==> flow/design.v <==
`timescale 1ns / 1ps
module ARM(
    input CLK,
    input RESET,
    input [31:0] InstrF,
    input [31:0] ReadData,
    output reg MemWriteM,
    output [31:0] PCF,
    output reg [31:0] ALUResultM,
    output [31:0] WriteData
    );
    reg [31:0] InstrD;
	reg[31:0] RD1E;
	wire [31:0] ResultW;
	wire [31:0] PC_Prev;
    wire WE3 ;
    wire [31:0] WD3 ;
    wire [31:0] R15 ;
    wire [31:0] RD1D ;
    wire [31:0] RD2D ;
    wire [1:0] ImmSrc ;
    wire [23:0] InstrImm ;
    wire [31:0] ExtImmD ;
    wire [3:0] Rd ;
    wire [1:0] Op ;
    wire [5:0] Funct ;
    wire MemtoRegD ;
    wire ALUSrcD ;
    wire [1:0] RegSrcD ;
    wire PCSD ;
    wire RegWD ;
    wire NoWriteD ;
    wire MemWD ;
    wire [1:0] FlagWD ;
    wire [3:0] CondD ;
    wire C_Flag ;
    wire [1:0] ShD ;
    reg [1:0] ShE;
    wire [4:0] Shamt5D ;
    wire [31:0] ShIn ;
    wire [31:0] ShOut ;
    wire [3:0] ALUControlD ;
    wire [3:0] ALUFlags ;
    wire WE_PC ;    
    wire [31:0] PC_IN ;
    reg PCSE;
    reg RegWE;
    reg MemWE;
    reg [1:0] FlagWE;
    reg NoWriteE;
    reg [3:0] ALUControlE;
    reg MemtoRegE;
    reg ALUSrcE;
    reg [3:0] CondE;
    reg [31:0] RD2E;
    reg [3:0] WA3E;
    reg [31:0] ExtImmE;
    reg [4:0] Shamt5E;
    wire RegWriteE;
    wire MemWriteE;
    wire FlushE;
    wire [31:0] SrcAE;
    wire [31:0] SrcBE;
    wire [1:0] ForwardAE;
    wire [1:0] ForwardBE;
    wire [31:0] WriteDataE;
    wire [31:0] ALUResultE;    
    wire PCSrcE;
    reg PCSrcM;
    reg RegWriteM;
    reg MemtoRegM;
    reg [3:0] WA3M;
    reg [31:0] WriteDataM;
    wire ForwardM;
    reg PCSrcW;
    reg RegWriteW;
    reg MemtoRegW;
    reg [31:0] ReadDataW;
    reg [31:0] ALUResultW;
    reg [3:0] WA3W;
    wire StallF;
    wire FlushD;
    wire StallD;
    reg [31:0] PCD;
    reg [31:0] PCE;
    wire [31:0] PCPlus4F;
    reg [31:0] PCPlus4D;
    reg [31:0] PCPlus4E;
    wire WE_PrALUResult;
    wire WE_PrPCSrc;
    wire BranchAcceptD = 1'b0;
    wire [3:0] RA1D;
    wire [3:0] RA2D;
    reg [3:0] RA1E;
    reg [3:0] RA2E;
    reg [3:0] RA2M;
    wire FlushD_H;
    wire FlushE_H;
    always @ (posedge CLK) begin
        if (RESET || FlushD) begin
            InstrD <= 1'b0;
            PCD <= 1'b0;
            PCPlus4D <= 1'b0;
        end
        else if (!StallD) begin
            InstrD <= InstrF;
            PCD <= PCF;
            PCPlus4D <= PCPlus4F;
        end
    end 
    always @ (posedge CLK) begin
        if (RESET || FlushE) begin
            PCSE <= 1'b0;
            RegWE <= 1'b0;
            MemWE <= 1'b0;
            FlagWE <= 1'b0;
            NoWriteE <= 1'b0;
            ALUControlE <= 1'b0;
            MemtoRegE <= 1'b0;
            ALUSrcE <= 1'b0;
            CondE <= 1'b0;
            ShE <= 1'b0;
            RD1E <= 1'b0;
            RD2E <= 1'b0;
            WA3E <= 1'b0;
            ExtImmE <= 1'b0;
            RA1E <= 1'b0;
            RA2E <= 1'b0;
            Shamt5E <= 1'b0;
            PCE <= 1'b0;
            PCPlus4E <= 1'b0;
        end
        else begin    
            ShE <= ShD;
            PCSE <= PCSD;
            RegWE <= RegWD;
            MemWE <= MemWD;
            FlagWE <= FlagWD;
            NoWriteE <= NoWriteD;
            ALUControlE <= ALUControlD;
            MemtoRegE <= MemtoRegD;
            ALUSrcE <= ALUSrcD;
            CondE <= CondD;
            RD1E <= RD1D;
            RD2E <= RD2D;
            WA3E <= InstrD[15:12];
            ExtImmE <= ExtImmD;
            RA1E <= RA1D;
            RA2E <= RA2D;
            Shamt5E <= Shamt5D;
            PCE <= PCD;
            PCPlus4E <= PCPlus4D;
        end
    end
    assign SrcAE = 
        ForwardAE == 2'b00 ? RD1E:
        ForwardAE == 2'b01 ? ResultW:
        ForwardAE == 2'b10 ? ALUResultM:
        1'b0;
    assign ShIn = 
        ForwardBE == 2'b00 ? RD2E:
        ForwardBE == 2'b01 ? ResultW:
        ForwardBE == 2'b10 ? ALUResultM:
        1'b0;
    assign WriteDataE = ShIn;    
    assign SrcBE = 
        ALUSrcE == 1'b0 ? ShOut: 
        ExtImmE;
    assign InstrImm = InstrD[23:0];
    assign Shamt5D = InstrD[11:7]; 
    assign ShD = InstrD[6:5];
    always @ (posedge CLK) begin
        if (RESET) begin
            RegWriteM <= 1'b0;
            MemWriteM <= 1'b0;
            MemtoRegM <= 1'b0;
        end
        else begin
            RegWriteM <= RegWriteE;
            MemWriteM <= MemWriteE;
            MemtoRegM <= MemtoRegE;
        end
        ALUResultM <= ALUResultE;
        WriteDataM <= WriteDataE;
        WA3M <= WA3E;
        RA2M <= RA2E;
    end
    always @ (posedge CLK) begin
        if (RESET) begin
            RegWriteW <= 1'b0;
            MemtoRegW <= 1'b0;
        end
        else begin
            RegWriteW <= RegWriteM;
            MemtoRegW <= MemtoRegM;
        end
        ReadDataW <= ReadData;
        ALUResultW <= ALUResultM;
        WA3W <= WA3M;
    end
    assign ResultW = (MemtoRegW == 1'b1) ? ReadDataW : ALUResultW;
    assign WE_PC = !StallF ;  
    RegFile RegFile1( 
                    CLK,
                    WE3,
                    RA1D,
                    RA2D,
                    WA3W,
                    WD3,
                    R15,
                    RD1D,
                    RD2D     
                );
    Extend Extend1(
                    ImmSrc,
                    InstrImm,
                    ExtImmD
                );
    Decoder Decoder1(
                    Rd,
                    Op,
                    Funct,
                    PCSD,
                    RegWD,
                    MemWD,
                    MemtoRegD,
                    ALUSrcD,
                    ImmSrc,
                    RegSrcD,
                    NoWriteD,
                    ALUControlD,
                    FlagWD
                );
    CondLogic CondLogic1(
                    CLK,
                    PCSE,
                    RegWE,
                    NoWriteE,
                    MemWE,
                    FlagWE,
                    CondE,
                    ALUFlags,
                    C_Flag,
                    PCSrcE,
                    RegWriteE,
                    MemWriteE,
                    RESET
                );
    Shifter Shifter1(
                    ShE,
                    Shamt5E,
                    ShIn,
                    ShOut
                );
    ALU ALU1(
                    SrcAE,
                    SrcBE,
                    ALUControlE,
                    C_Flag,
                    ALUResultE,
                    ALUFlags
                );           
    hazard_logic hazard_logic1(
                    RA1E,
                    RA2E,
                    RA1D,
                    RA2D,
                    WA3E,
                    MemtoRegE,
                    RegWriteE,
                    RegWriteM,
                    RegWriteW,
                    WA3M,
                    WA3W,
                    RA2M,
                    MemWriteM,
                    MemtoRegW,
                    PCSrcE,
                    MemtoRegD,
                    FlushD_H,
                    StallF,
                    StallD,
                    FlushE_H,
                    ForwardAE,
                    ForwardBE,
                    ForwardM
    );
    assign PCPlus4F = PCF + 3'b100;
    ProgramCounter ProgramCounter1(
                    CLK,
                    RESET,
                    WE_PC,    
                    PC_IN,
                    PCF  
                );                      
    assign CondD = InstrD[31:28];
    assign Op = InstrD[27:26];
    assign Funct = InstrD[25:20];
    assign Rd = InstrD[15:12];
    assign RA1D = RegSrcD[0] == 1'b0 ? InstrD[19:16] : 4'b1111;
    assign RA2D = RegSrcD[1] == 1'b0 ? InstrD[3:0] : InstrD[15:12];
    assign WD3 = ResultW;
    assign WE3 = RegWriteW;
    assign R15 = (BranchAcceptD) ? PCPlus4D + 3'b100 : PCPlus4F;
    assign WriteData = 
        ForwardM == 1'b0 ? WriteDataM :
        ResultW;   
    assign FlushD = FlushD_H;
    assign FlushE = FlushE_H;
    assign PC_IN = (!PCSrcE == 1'b0) ? ALUResultE : PCPlus4F ;
    assign PC_Prev = PC_IN;
endmodule
`timescale 1ns / 1ps
module RegFile(
    input         CLK,
    input         WE3,
    input  [3:0]  A1,
    input  [3:0]  A2,
    input  [3:0]  A3,
    input  [31:0] WD3,
    input  [31:0] R15,
    output [31:0] RD1,
    output [31:0] RD2
    );
    reg [31:0] RegBank [0:14];
    always @(posedge CLK) begin
        if (WE3 && A3 != 4'b1111)
            RegBank[A3] <= WD3;
    end
    assign RD1 = (A1 == 4'b1111) ? R15 :
                 (WE3 && A1 == A3) ? WD3 : RegBank[A1];
    assign RD2 = (A2 == 4'b1111) ? R15 :
                 (WE3 && A2 == A3) ? WD3 : RegBank[A2];
endmodule
`timescale 1ns / 1ps
module Extend(
    input      [1:0]  ImmSrc,
    input      [23:0] InstrImm,
    output reg [31:0] ExtImm
    );
    always @(*) begin
        case (ImmSrc)
            2'b00:   ExtImm = {24'b0, InstrImm[7:0]};                        
            2'b01:   ExtImm = {20'b0, InstrImm[11:0]};                       
            2'b10:   ExtImm = {{6{InstrImm[23]}}, InstrImm[23:0], 2'b00};    
            default: ExtImm = 32'h00000000;
        endcase
    end
endmodule
`timescale 1ns / 1ps
module Decoder(
    input  [3:0] Rd,
    input  [1:0] Op,
    input  [5:0] Funct,
    output PCS,
    output RegW,
    output MemW,
    output MemtoReg,
    output ALUSrc,
    output [1:0] ImmSrc,
    output [1:0] RegSrc,
    output reg NoWrite,
    output reg [3:0] ALUControl,
    output reg [1:0] FlagW
    );
    wire [1:0] ALUOp;
    wire Branch;
    wire RegW_internal;
    assign Branch = (Op == 2'b10);
    assign MemtoReg = (Op == 2'b01);
    assign MemW = (Op == 2'b01 && Funct[0] == 1'b0);
    assign ALUSrc = (Op == 2'b00 && Funct[5] == 1'b0) ? 1'b0 : 1'b1;
    assign ImmSrc = (Op == 2'b00) ? 2'b00 :
                    (Op == 2'b01) ? 2'b01 : 2'b10;
    assign RegW_internal = ((Op == 2'b01 && Funct[0] == 1'b0) || (Op == 2'b10)) ? 1'b0 : 1'b1;
    assign RegW = RegW_internal;
    assign RegSrc[0] = (Op == 2'b10);
    assign RegSrc[1] = (Op == 2'b01 && Funct[0] == 1'b0);
    assign ALUOp = (Op == 2'b00) ? 2'b01 :
                   (Op == 2'b01 && Funct[3] == 1'b1) ? 2'b10 :
                   (Op == 2'b01 && Funct[3] == 1'b0) ? 2'b11 :
                   2'b00;
    assign PCS = ((Rd == 4'b1111 && RegW_internal) || Branch) ? 1'b1 : 1'b0;
    always @(*) begin
        NoWrite = 1'b0;
        ALUControl = 4'b0100;
        FlagW = 2'b00;
        if (ALUOp[1]) begin
            if (ALUOp[0]) ALUControl = 4'b0010;    
            else          ALUControl = 4'b0100;    
        end
        else if (ALUOp[0]) begin
            case (Funct[4:1])
                4'b0000: begin ALUControl = 4'b0000; FlagW = Funct[0] ? 2'b10 : 2'b00; end  
                4'b0001: begin ALUControl = 4'b0001; FlagW = Funct[0] ? 2'b10 : 2'b00; end  
                4'b0010: begin ALUControl = 4'b0010; FlagW = Funct[0] ? 2'b11 : 2'b00; end  
                4'b0011: begin ALUControl = 4'b0011; FlagW = Funct[0] ? 2'b11 : 2'b00; end  
                4'b0100: begin ALUControl = 4'b0100; FlagW = Funct[0] ? 2'b11 : 2'b00; end  
                4'b0101: begin ALUControl = 4'b0101; FlagW = Funct[0] ? 2'b11 : 2'b00; end  
                4'b0110: begin ALUControl = 4'b0110; FlagW = Funct[0] ? 2'b11 : 2'b00; end  
                4'b0111: begin ALUControl = 4'b0111; FlagW = Funct[0] ? 2'b11 : 2'b00; end  
                4'b1000: begin ALUControl = 4'b0000; FlagW = 2'b10; NoWrite = 1'b1; end     
                4'b1001: begin ALUControl = 4'b0001; FlagW = 2'b10; NoWrite = 1'b1; end     
                4'b1010: begin ALUControl = 4'b0010; FlagW = 2'b11; NoWrite = 1'b1; end     
                4'b1011: begin ALUControl = 4'b0100; FlagW = 2'b11; NoWrite = 1'b1; end     
                4'b1100: begin ALUControl = 4'b1100; FlagW = Funct[0] ? 2'b10 : 2'b00; end  
                4'b1101: begin ALUControl = 4'b1101; FlagW = 2'b10; end                     
                4'b1110: begin ALUControl = 4'b1110; FlagW = Funct[0] ? 2'b10 : 2'b00; end  
                default: begin ALUControl = 4'b1111; FlagW = Funct[0] ? 2'b10 : 2'b00; end  
            endcase
        end
    end
endmodule
`timescale 1ns / 1ps
module CondLogic(
    input        CLK,
    input        PCS,
    input        RegW,
    input        NoWrite,
    input        MemW,
    input  [1:0] FlagW,
    input  [3:0] Cond,
    input  [3:0] ALUFlags,
    output       C_Flag,
    output       PCSrc,
    output       RegWrite,
    output       MemWrite,
    input        RESET
    );
    reg CondEx;
    reg N, Z, C, V;
    wire [1:0] FlagWrite;
    always @(*) begin
        case (Cond)
            4'b0000: CondEx = Z;
            4'b0001: CondEx = ~Z;
            4'b0010: CondEx = C;
            4'b0011: CondEx = ~C;
            4'b0100: CondEx = N;
            4'b0101: CondEx = ~N;
            4'b0110: CondEx = V;
            4'b0111: CondEx = ~V;
            4'b1000: CondEx = ~Z & C;
            4'b1001: CondEx = Z | ~C;
            4'b1010: CondEx = ~(N ^ V);
            4'b1011: CondEx = N ^ V;
            4'b1100: CondEx = ~Z & ~(N ^ V);
            4'b1101: CondEx = Z | (N ^ V);
            4'b1110: CondEx = 1'b1;
            default: CondEx = 1'b0;    
        endcase
    end
    assign FlagWrite = FlagW & {2{CondEx}};
    assign PCSrc = PCS & CondEx;
    assign RegWrite = RegW & CondEx & ~NoWrite;
    assign MemWrite = MemW & CondEx;
    assign C_Flag = C;
    always @(posedge CLK) begin
        if (RESET) begin
            N <= 1'b0;
            Z <= 1'b0;
            C <= 1'b0;
            V <= 1'b0;
        end
        else begin
            if (FlagWrite[1]) begin
                N <= ALUFlags[3];
                Z <= ALUFlags[2];
            end
            if (FlagWrite[0]) begin
                C <= ALUFlags[1];
                V <= ALUFlags[0];
            end
        end
    end
endmodule
`timescale 1ns / 1ps
module Shifter(
    input      [1:0]  Sh,
    input      [4:0]  Shamt5,
    input      [31:0] ShIn,
    output reg [31:0] ShOut
    );
    always @(*) begin
        case (Sh)
            2'b00:   ShOut = ShIn << Shamt5;
            2'b01:   ShOut = ShIn >> Shamt5;
            2'b10:   ShOut = $signed(ShIn) >>> Shamt5;
            default: ShOut = (ShIn >> Shamt5) | (ShIn << (6'd32 - {1'b0, Shamt5}));
        endcase
    end
endmodule
`timescale 1ns / 1ps
module ALU(
    input  [31:0] Src_A,
    input  [31:0] Src_B,
    input  [3:0]  ALUControl,
    input         C_Flag,
    output [31:0] ALUResult,
    output [3:0]  ALUFlags
    );
    reg  [32:0] Src_A_comp;
    reg  [32:0] Src_B_comp;
    reg  [32:0] C_0;
    reg  [31:0] ALUResult_i;
    reg         V;
    wire [32:0] S_wider;
    wire N, Z, C;
    assign S_wider = Src_A_comp + Src_B_comp + C_0;
    always @(*) begin
        C_0 = 33'd0;
        Src_A_comp = {1'b0, Src_A};
        Src_B_comp = {1'b0, Src_B};
        ALUResult_i = Src_B;
        V = 1'b0;
        case (ALUControl)
            4'b0000: ALUResult_i = Src_A & Src_B;
            4'b0001: ALUResult_i = Src_A ^ Src_B;
            4'b0010: begin
                C_0[0] = 1'b1;
                Src_B_comp = {1'b0, ~Src_B};
                ALUResult_i = S_wider[31:0];
                V = (Src_A[31] ^ Src_B[31]) & ~(Src_B[31] ^ S_wider[31]);
            end
            4'b0011: begin
                C_0[0] = 1'b1;
                Src_A_comp = {1'b0, ~Src_A};
                ALUResult_i = S_wider[31:0];
            end
            4'b0100: begin
                ALUResult_i = S_wider[31:0];
                V = ~(Src_A[31] ^ Src_B[31]) & (Src_B[31] ^ S_wider[31]);
            end
            4'b0101: begin
                C_0[0] = 1'b1;
                ALUResult_i = S_wider[31:0];
                V = ~(Src_A[31] ^ Src_B[31]) & (Src_B[31] ^ S_wider[31]);
            end
            4'b0110: begin
                C_0 = C_Flag ? {33{1'b1}} : 33'd0;
                Src_B_comp = {1'b0, ~Src_B};
                ALUResult_i = S_wider[31:0];
                V = ~(Src_A[31] ^ Src_B[31]) & (Src_B[31] ^ S_wider[31]);
            end
            4'b0111: begin
                C_0 = C_Flag ? {33{1'b1}} : 33'd0;
                Src_A_comp = {1'b0, ~Src_A};
                ALUResult_i = S_wider[31:0];
                V = ~(Src_A[31] ^ Src_B[31]) & (Src_B[31] ^ S_wider[31]);
            end
            4'b1100: ALUResult_i = Src_A | Src_B;
            4'b1101: ALUResult_i = Src_B;
            4'b1110: ALUResult_i = Src_A & ~Src_B;
            4'b1111: ALUResult_i = ~Src_B;
            default: ALUResult_i = Src_B;    
        endcase
    end
    assign N = ALUResult_i[31];
    assign Z = (ALUResult_i == 32'h00000000);
    assign C = S_wider[32];
    assign ALUResult = ALUResult_i;
    assign ALUFlags = {N, Z, C, V};
endmodule
`timescale 1ns / 1ps
module hazard_logic(
    input  [3:0] RA1E,
    input  [3:0] RA2E,
    input  [3:0] RA1D,
    input  [3:0] RA2D,
    input  [3:0] WA3E,
    input        MemtoRegE,
    input        RegWriteE,
    input        RegWriteM,
    input        RegWriteW,
    input  [3:0] WA3M,
    input  [3:0] WA3W,
    input  [3:0] RA2M,
    input        MemWriteM,
    input        MemtoRegW,
    input        PCSrcE,
    input        MemtoRegD,
    output       FlushD,
    output       StallF,
    output       StallD,
    output       FlushE,
    output [1:0] ForwardAE,
    output [1:0] ForwardBE,
    output       ForwardM
    );
    wire Match_1E_M = (RA1E == WA3M);
    wire Match_2E_M = (RA2E == WA3M);
    wire Match_1E_W = (RA1E == WA3W);
    wire Match_2E_W = (RA2E == WA3W);
    wire Match_12_D_E;
    wire ldrstall;
    assign ForwardAE = (Match_1E_M && RegWriteM) ? 2'b10 :
                       (Match_1E_W && RegWriteW) ? 2'b01 : 2'b00;
    assign ForwardBE = (Match_2E_M && RegWriteM) ? 2'b10 :
                       (Match_2E_W && RegWriteW) ? 2'b01 : 2'b00;
    assign ForwardM = (RA2M == WA3W) && MemWriteM && MemtoRegW && RegWriteW;
    assign Match_12_D_E = (RA1D == WA3E) || ((RA2D == WA3E) && !MemtoRegD);
    assign ldrstall = Match_12_D_E && MemtoRegE && RegWriteE;
    assign StallF = ldrstall;
    assign StallD = ldrstall;
    assign FlushE = ldrstall || PCSrcE;
    assign FlushD = PCSrcE;
endmodule
`timescale 1ns / 1ps
module ProgramCounter(
    input             CLK,
    input             RESET,
    input             WE_PC,
    input      [31:0] PC_IN,
    output reg [31:0] PC
    );
    always @(posedge CLK) begin
        if (RESET)
            PC <= 32'h00000000;
        else if (WE_PC)
            PC <= PC_IN;
    end
endmodule
# ---- Reports on ARM
# Tool output for the design above, in the order of the flow.
# Line numbers count from 1 in the design file above.
# Operators carry their Yosys type and port widths (W data, S select, Z words).
# Library cell names are shortened.
# The mark n/a stands for no value.
dict set report inputs {
  design {ARM}
  clock {CLK}
  cell_library {sky130hd}
  corner {tt_025C_1v80}
}

# ---- Elaborated design
# Source: Yosys, flattened and elaborated, memories not mapped. Widths are those after wreduce. Registers that Yosys merges into a memory's read port (data or address) are not register bits. Print and check cells do not count. Equal cells are merged and count once.
# Memory sizes are those after Yosys's memory passes, which may raise the word count (mostly to a power of two), join words into wider ones and drop unused or constant bits.
dict set report word_totals {
  regBits 344
  latch_bits 0
  mem_bits_rw 480
  romBits 0
  clocked_rd_ports_x_width 0
  memories 1
  input_bits 66
  output_inout_bits 97
  wordCells 236
}
dict set report classes {
  add_sub_neg 4
  mul 0
  div 0
  n_cmp 0
  n_eq 61
  shifts 4
  mux 49
  n_logic 33
  n_reduce_logical 49
}
# memory words word_bits read_ports write_ports line_no
set mem_list {}
lappend mem_list {RegFile1.RegBank 15 32 2 1 325} ;# reg [31:0] RegBank [0:14];
# operator count
set op_table {}
lappend op_table {{$mux W32} 18}
lappend op_table {{$pmux W32 S6} 1}
lappend op_table {{$pmux W32 S3} 2}
lappend op_table {{$eq A4 B4 Y1 const B} 20}
lappend op_table {{$and A32 B32 Y32} 2}
lappend op_table {{$or A32 B32 Y32} 2}
lappend op_table {{$not A32 Y32} 2}
lappend op_table {{$eq A4 B3 Y1 const B} 12}
lappend op_table {{$pmux W4 S11} 1}
lappend op_table {{$eq A4 B4 Y1} 9}
lappend op_table {{$add A32 B32 Y33} 1}
lappend op_table {{$add A33 B33 Y33} 1}
lappend op_table {{$mux W33} 1}
lappend op_table {{$add A32 B3 Y32 const B} 1}
lappend op_table {{$xor A32 B32 Y32} 1}
lappend op_table {{$shl A32 B5 Y32} 1}
lappend op_table {{$shr A32 B5 Y32} 1}
lappend op_table {{$sshr A32 B5 Y32} 1}
lappend op_table {{$shl A32 B6 Y32} 1}
lappend op_table {{$logic_not A32 Y1} 1}
lappend op_table {{$eq A4 B2 Y1 const B} 6}
lappend op_table {{$mux W4} 5}
lappend op_table {{$logic_and A1 B1 Y1} 18}
lappend op_table {{$mux W2} 9}
lappend op_table {{$reduce_or A2 Y1} 8}
lappend op_table {{$pmux W1 S15} 1}
lappend op_table {{$not A1 Y1} 12}
lappend op_table {{$eq A4 B1 Y1 const B} 3}
# Other operator kinds: 19; their cells: 59.

# ---- Logic depth
# Depth = most cells in a row (Yosys ltp): at word level without a register or memory, in the mapped netlist without a sequential cell, where the memories' decode and read muxes count.
dict set report depth {
  depth_word 20
  ABC_AREA 0
  depth_mapped 35
  depth_no_buf 29
}

# ---- After synthesis
# Yosys stat after the flow's synthesis: flattened, memories mapped to cells. It holds for the ABC_AREA given above (unset counts as 0); a run with the other value may have another netlist.
dict set report synth_totals {
  cell_count 5020
  yosys_area_um2 46671.0
  flip_flops 825
  buf_cells 399
}
# type count area_total_um2
set by_type {}
lappend by_type {edfxtp_1 480 1.44E+04}
lappend by_type {dfxtp_1 345 6.91E+03}
lappend by_type {nand2_1 860 3.23E+03}
lappend by_type {a21oi_1 325 1626.56}
lappend by_type {nor2_1 353 1.33E+03}
lappend by_type {mux4_2 58 1.31E+03}
lappend by_type {o21ai_0 256 1.28E+03}
lappend by_type {mux2i_1 122 1.22E+03}
lappend by_type {clkbuf_1 311 1167.37}
lappend by_type {nand3_1 165 825.792}
lappend by_type {ha_1 65 813.28}
lappend by_type {xnor2_1 89 779.498}
lappend by_type {a31oi_1 119 744.464}
lappend by_type {o22ai_1 107 669.392}
lappend by_type {a221oi_1 76 665.638}
lappend by_type {fa_1 33 660.634}
lappend by_type {nor3_1 125 625.6}
lappend by_type {a211oi_1 82 615.59}
# Other cell types: 91; their cells: 1049.
# By module: a second synthesis without flattening, with its own total; a netlist apart from the flattened one above.
dict set report unflattened {
  cells_unflattened 4431
  hier_area_um2 48116.1
}
# Each row is one instance without its submodules.
# module n_inst n_cells area_um2
set by_module {}
lappend by_module {RegFile 1 1502 23567.6}
lappend by_module {ARM 1 1183 11173.2}
lappend by_module {ALU 1 854 5834.3}
lappend by_module {Shifter 1 618 5031.1}
lappend by_module {ProgramCounter 1 103 1163.6}
lappend by_module {CondLogic 1 54 494.2}
lappend by_module {hazard_logic 1 51 375.4}
lappend by_module {Extend 1 37 271.5}
lappend by_module {Decoder 1 29 205.2}

# ---- Path before layout
# Source: OpenSTA report_checks on the synthesized netlist (no wires, ideal clock, input and output delay 20% of the period each), path of least setup slack; recovery checks are left aside. Register names are those of the netlist, which keeps one name where synthesis merged equal registers.
dict set report synth_timing {
  path_type {reg-to-reg}
  start {reg Shamt5E[0]}
  end {reg CondLogic1.Z}
  clock_period_ns 9.0
  setup_ns 0.059
  arrival_time_ns 7.698
  path_slack_ns 1.243
  delay_ns 7.757
  driving_pins 34
  n_path_buf 6
  period_less_setup_slack_ns 7.757
}
# "delay_ns" = arrival - input delay + setup time.
# "driving_pins": output pins that drive a net of the path, with the launching flip-flop's if there is one; two outputs of one cell count as two.
# "period_less_setup_slack_ns" = period - worst setup slack (recovery checks aside). The figure is calculated, with input and output delays left at 20% of the set period.
# Between the ends stands the longest chain of elaborated cells between them, by number of cells; it is not shown to be the way that was timed. Of several equally long chains one is given.
# Each line given opens the expression or statement behind the cell; cells for indexed reads and writes are added by Yosys, which also makes memories of some case tables.
dict set report synth_via {
  cell_sequence {dfxtp_1 -> buf_2 -> inv_2 -> buf_1 -> clkbuf_1 -> buf_1 -> ha_1 -> o21ai_0 -> nand2_1 -> buf_2 -> buf_4 -> o32ai_1 -> o211ai_1 -> a32oi_1 -> a221oi_1 -> or2_2 -> a31oi_1 -> xnor2_1 -> fa_1 -> ha_1 -> a21o_1 -> a21o_1 -> a221oi_1 -> o221ai_1 -> a221o_1 -> nand3_1 -> a41oi_1 -> a21o_1 -> a21oi_1 -> xnor2_1 -> a221o_1 -> nor4bb_1 -> nand4_1 -> nand2_1}
  elab_chain_cells 11
  cone_cells 18
}
# element line_no
set synth_lines {}
lappend synth_lines {{from (decl)} 58} ;# reg [4:0] Shamt5E;
lappend synth_lines {{from (assign)} 129} ;# Shamt5E <= 1'b0;
lappend synth_lines {{from (assign)} 150} ;# Shamt5E <= Shamt5D;
lappend synth_lines {{$sub A6 B5 Y6} 489} ;# default: ShOut = (ShIn >> Shamt5) | (ShIn << (6'd32 - {1'b0, Shamt5}));
lappend synth_lines {{$shl A32 B6 Y32} 489}
lappend synth_lines {{$or A32 B32 Y32} 489}
lappend synth_lines {{$pmux W32 S3} 485} ;# case (Sh)
lappend synth_lines {{$mux W32} 167} ;# ALUSrcE == 1'b0 ? ShOut:
lappend synth_lines {{$not A32 Y32} 521} ;# Src_B_comp = {1'b0, ~Src_B};
lappend synth_lines {{$mux W32} 516} ;# case (ALUControl)
lappend synth_lines {{$add A32 B32 Y33} 509} ;# assign S_wider = Src_A_comp + Src_B_comp + C_0;
lappend synth_lines {{$add A33 B33 Y33} 509}
lappend synth_lines {{$pmux W32 S6} 516}
lappend synth_lines {{$logic_not A32 Y1} 559} ;# assign Z = (ALUResult_i == 32'h00000000);
lappend synth_lines {{to (assign)} 461} ;# Z <= 1'b0;
lappend synth_lines {{to (assign)} 468} ;# Z <= ALUFlags[2];
lappend synth_lines {{to (decl)} 431} ;# reg N, Z, C, V;
# Nets of the timed path that keep an RTL name, with a line that drives or declares them; the list need not be complete.
# net line_no
set synth_nets {}
lappend synth_nets {ALU1.ALUResult[30] 516}

# ---- Worst path after layout
# From the final timing report of run 2: the path of least setup slack in the routed layout; clock arrival at registers is part of the times.
dict set report layout_timing {
  path_type {reg-to-reg}
  start {reg MemtoRegW}
  end {reg ProgramCounter1.PC[21]}
  clock_period_ns 11.3
  setup_ns 0.07
  arrival_time_ns 10.48
  path_slack_ns 1.45
  driving_pins 30
  n_path_buf 2
}
# Between the ends stands the longest chain of elaborated cells between them, by number of cells; it is not shown to be the way that was timed. Of several equally long chains one is given.
dict set report layout_via {
  cell_sequence {dfxtp_2 -> mux2i_1 -> inv_1 -> nor3_1 -> o31a_1 -> buf_4 -> inv_2 -> a222oi_1 -> buf_4 -> mux2i_1 -> mux2i_1 -> o221ai_1 -> a21oi_1 -> xnor2_1 -> fa_1 -> inv_1 -> ha_1 -> fa_1 -> a21oi_1 -> o211ai_1 -> o211ai_1 -> a21oi_1 -> o31ai_1 -> o41ai_1 -> o221ai_1 -> a211oi_1 -> mux2i_1 -> nor2_1 -> or3_1 -> a21oi_1}
  elab_chain_cells 13
  cone_cells 24
}
# element line_no
set layout_lines {}
lappend layout_lines {{from (decl)} 77} ;# reg MemtoRegW;
lappend layout_lines {{from (assign)} 191} ;# MemtoRegW <= 1'b0;
lappend layout_lines {{from (assign)} 195} ;# MemtoRegW <= MemtoRegM;
lappend layout_lines {{$mux W32} 201} ;# assign ResultW = (MemtoRegW == 1'b1) ? ReadDataW : ALUResultW;
lappend layout_lines {{$mux W32} 162} ;# ForwardBE == 2'b01 ? ResultW:
lappend layout_lines {{$mux W32} 161} ;# ForwardBE == 2'b00 ? RD2E:
lappend layout_lines {{$shr A32 B5 Y32} 489} ;# default: ShOut = (ShIn >> Shamt5) | (ShIn << (6'd32 - {1'b0, Shamt5}));
lappend layout_lines {{$or A32 B32 Y32} 489}
lappend layout_lines {{$pmux W32 S3} 485} ;# case (Sh)
lappend layout_lines {{$mux W32} 167} ;# ALUSrcE == 1'b0 ? ShOut:
lappend layout_lines {{$not A32 Y32} 521} ;# Src_B_comp = {1'b0, ~Src_B};
lappend layout_lines {{$mux W32} 516} ;# case (ALUControl)
lappend layout_lines {{$add A32 B32 Y33} 509} ;# assign S_wider = Src_A_comp + Src_B_comp + C_0;
lappend layout_lines {{$add A33 B33 Y33} 509}
lappend layout_lines {{$pmux W32 S6} 516}
lappend layout_lines {{$mux W32} 310} ;# assign PC_IN = (!PCSrcE == 1'b0) ? ALUResultE : PCPlus4F ;
lappend layout_lines {{to (assign)} 618} ;# PC <= 32'h00000000;
lappend layout_lines {{to (assign)} 620} ;# PC <= PC_IN;
lappend layout_lines {{to (decl)} 614} ;# output reg [31:0] PC
# Nets of the timed path that keep an RTL name, with a line that drives or declares them; the list need not be complete.
# net line_no
set layout_nets {}
lappend layout_nets {RegFile1.WD3[31] 201}
lappend layout_nets {ALU1.ALUResult[21] 516}

## Implementation results

Design ARM on sky130hd. What follows are 4 stored runs of the flow, each under its own settings; their order means nothing. The constraints put input and output delay at 20% of the set period each and load the outputs with 0.01 pF.
"achievedPeriod_ns" is the run's clock period less its worst setup slack. It is reckoned from that one timing run; input and output delays stay at 20% of the period that was set.
By "final_power_mw" is meant OpenSTA's value without simulated activity: inputs other than the clock are taken to toggle once in ten clock periods, and the tool carries that through the logic.

[flow] run 1: files
==> flow/run.sh <==
#!/bin/bash
# the make line also repeats the synthesis and layout settings of config.mk as NAME=value (left out here)
make -C /OpenROAD-flow-scripts/flow DESIGN_CONFIG=/design/flow/config.mk WORK_HOME=/design/flow/orfs CLKGATE_MAP_FILE= finish
==> flow/config.mk <==
export PLATFORM = sky130hd
export DESIGN_NAME = ARM
export DESIGN_NICKNAME = ARM
export VERILOG_FILES = /design/flow/design.v
export SDC_FILE = /design/flow/constraint.sdc
export NUM_CORES = 4
export LEC_CHECK = 0
export ABC_AREA = 0
export CAP_MARGIN = 20
export CELL_PAD_IN_SITES_DETAIL_PLACEMENT = 1
export CELL_PAD_IN_SITES_GLOBAL_PLACEMENT = 2
export CORE_ASPECT_RATIO = 1.46
export CORE_MARGIN = 2
export CORE_UTILIZATION = 72
export CTS_CLUSTER_DIAMETER = 367
export CTS_CLUSTER_SIZE = 49
export GPL_ROUTABILITY_DRIVEN = 1
export GPL_TIMING_DRIVEN = 1
export HOLD_SLACK_MARGIN = 0.06
export PLACE_DENSITY_LB_ADDON = 0.22
export SETUP_SLACK_MARGIN = 3.26
export SLEW_MARGIN = 25
==> flow/constraint.sdc <==
create_clock -name core_clock -period 14.9 [get_ports {CLK}]
set_input_delay 2.9800 -clock core_clock [delete_from_list [all_inputs] [get_ports {CLK}]]
set_output_delay 2.9800 -clock core_clock [all_outputs]
set_load 0.01 [all_outputs]

[flow] run 1: incomplete, placement halted on FLW-0024

[flow] run 2: files
==> flow/run.sh <==
#!/bin/bash
# the make line also repeats the synthesis and layout settings of config.mk as NAME=value (left out here)
make -C /OpenROAD-flow-scripts/flow DESIGN_CONFIG=/design/flow/config.mk WORK_HOME=/design/flow/orfs CLKGATE_MAP_FILE= finish
==> flow/config.mk <==
export PLATFORM = sky130hd
export DESIGN_NAME = ARM
export DESIGN_NICKNAME = ARM
export VERILOG_FILES = /design/flow/design.v
export SDC_FILE = /design/flow/constraint.sdc
export NUM_CORES = 4
export LEC_CHECK = 0
export CAP_MARGIN = 20
export CELL_PAD_IN_SITES_DETAIL_PLACEMENT = 0
export CELL_PAD_IN_SITES_GLOBAL_PLACEMENT = 0
export CORE_MARGIN = 2
export CORE_UTILIZATION = 18
export CTS_CLUSTER_SIZE = 77
export SETUP_SLACK_MARGIN = -0.75
export SLEW_MARGIN = 20
==> flow/constraint.sdc <==
create_clock -name core_clock -period 11.3 [get_ports {CLK}]
set_input_delay 2.2600 -clock core_clock [delete_from_list [all_inputs] [get_ports {CLK}]]
set_output_delay 2.2600 -clock core_clock [all_outputs]
set_load 0.01 [all_outputs]

[flow] run 2: metrics
[metrics] synthArea_um2 = 46671.0
[metrics] dieArea_um2 = 263374.0
[metrics] final_util_frac = 0.216
[metrics] final_setup_ws_ns = 1.447
[metrics] fin_tns_ns = 0.000
[metrics] fin_hold_ws_ns = 0.379
[metrics] final_power_mw = 9.729
[metrics] achievedPeriod_ns = 9.853

[flow] run 3: files
==> flow/run.sh <==
#!/bin/bash
# the make line also repeats the synthesis and layout settings of config.mk as NAME=value (left out here)
make -C /OpenROAD-flow-scripts/flow DESIGN_CONFIG=/design/flow/config.mk WORK_HOME=/design/flow/orfs CLKGATE_MAP_FILE= finish
==> flow/config.mk <==
export PLATFORM = sky130hd
export DESIGN_NAME = ARM
export DESIGN_NICKNAME = ARM
export VERILOG_FILES = /design/flow/design.v
export SDC_FILE = /design/flow/constraint.sdc
export NUM_CORES = 4
export LEC_CHECK = 0
export CAP_MARGIN = 20
export CORE_MARGIN = 2
export CORE_UTILIZATION = 40
export SETUP_SLACK_MARGIN = 0.38
export SLEW_MARGIN = 20
==> flow/constraint.sdc <==
create_clock -name core_clock -period 8.84 [get_ports {CLK}]
set_input_delay 1.7680 -clock core_clock [delete_from_list [all_inputs] [get_ports {CLK}]]
set_output_delay 1.7680 -clock core_clock [all_outputs]
set_load 0.01 [all_outputs]

[flow] run 3: metrics
[metrics] synthArea_um2 = 46671.0
[metrics] dieArea_um2 = 119426.0
[metrics] final_util_frac = 0.471
[metrics] final_setup_ws_ns = 0.651
[metrics] fin_tns_ns = 0.000
[metrics] fin_hold_ws_ns = 0.389
[metrics] final_power_mw = 12.562
[metrics] achievedPeriod_ns = 8.189

[flow] run 4: files
==> flow/run.sh <==
#!/bin/bash
# the make line also repeats the synthesis and layout settings of config.mk as NAME=value (left out here)
make -C /OpenROAD-flow-scripts/flow DESIGN_CONFIG=/design/flow/config.mk WORK_HOME=/design/flow/orfs CLKGATE_MAP_FILE= finish
==> flow/config.mk <==
export PLATFORM = sky130hd
export DESIGN_NAME = ARM
export DESIGN_NICKNAME = ARM
export VERILOG_FILES = /design/flow/design.v
export SDC_FILE = /design/flow/constraint.sdc
export NUM_CORES = 4
export LEC_CHECK = 0
export CAP_MARGIN = 35
export CELL_PAD_IN_SITES_DETAIL_PLACEMENT = 1
export CELL_PAD_IN_SITES_GLOBAL_PLACEMENT = 3
export CORE_ASPECT_RATIO = 0.66
export CORE_MARGIN = 3
export CORE_UTILIZATION = 40
export CTS_CLUSTER_DIAMETER = 189
export CTS_CLUSTER_SIZE = 29
export GPL_ROUTABILITY_DRIVEN = 1
export MIN_ROUTING_LAYER = met2
export PLACE_DENSITY_LB_ADDON = 0.08
export SETUP_SLACK_MARGIN = 1.82
export SLEW_MARGIN = 20
export TNS_END_PERCENT = 30
==> flow/constraint.sdc <==
create_clock -name core_clock -period 9.0 [get_ports {CLK}]
set_input_delay 1.8000 -clock core_clock [delete_from_list [all_inputs] [get_ports {CLK}]]
set_output_delay 1.8000 -clock core_clock [all_outputs]
set_load 0.01 [all_outputs]

[flow] run 4: incomplete, routing halted on GRT-0116
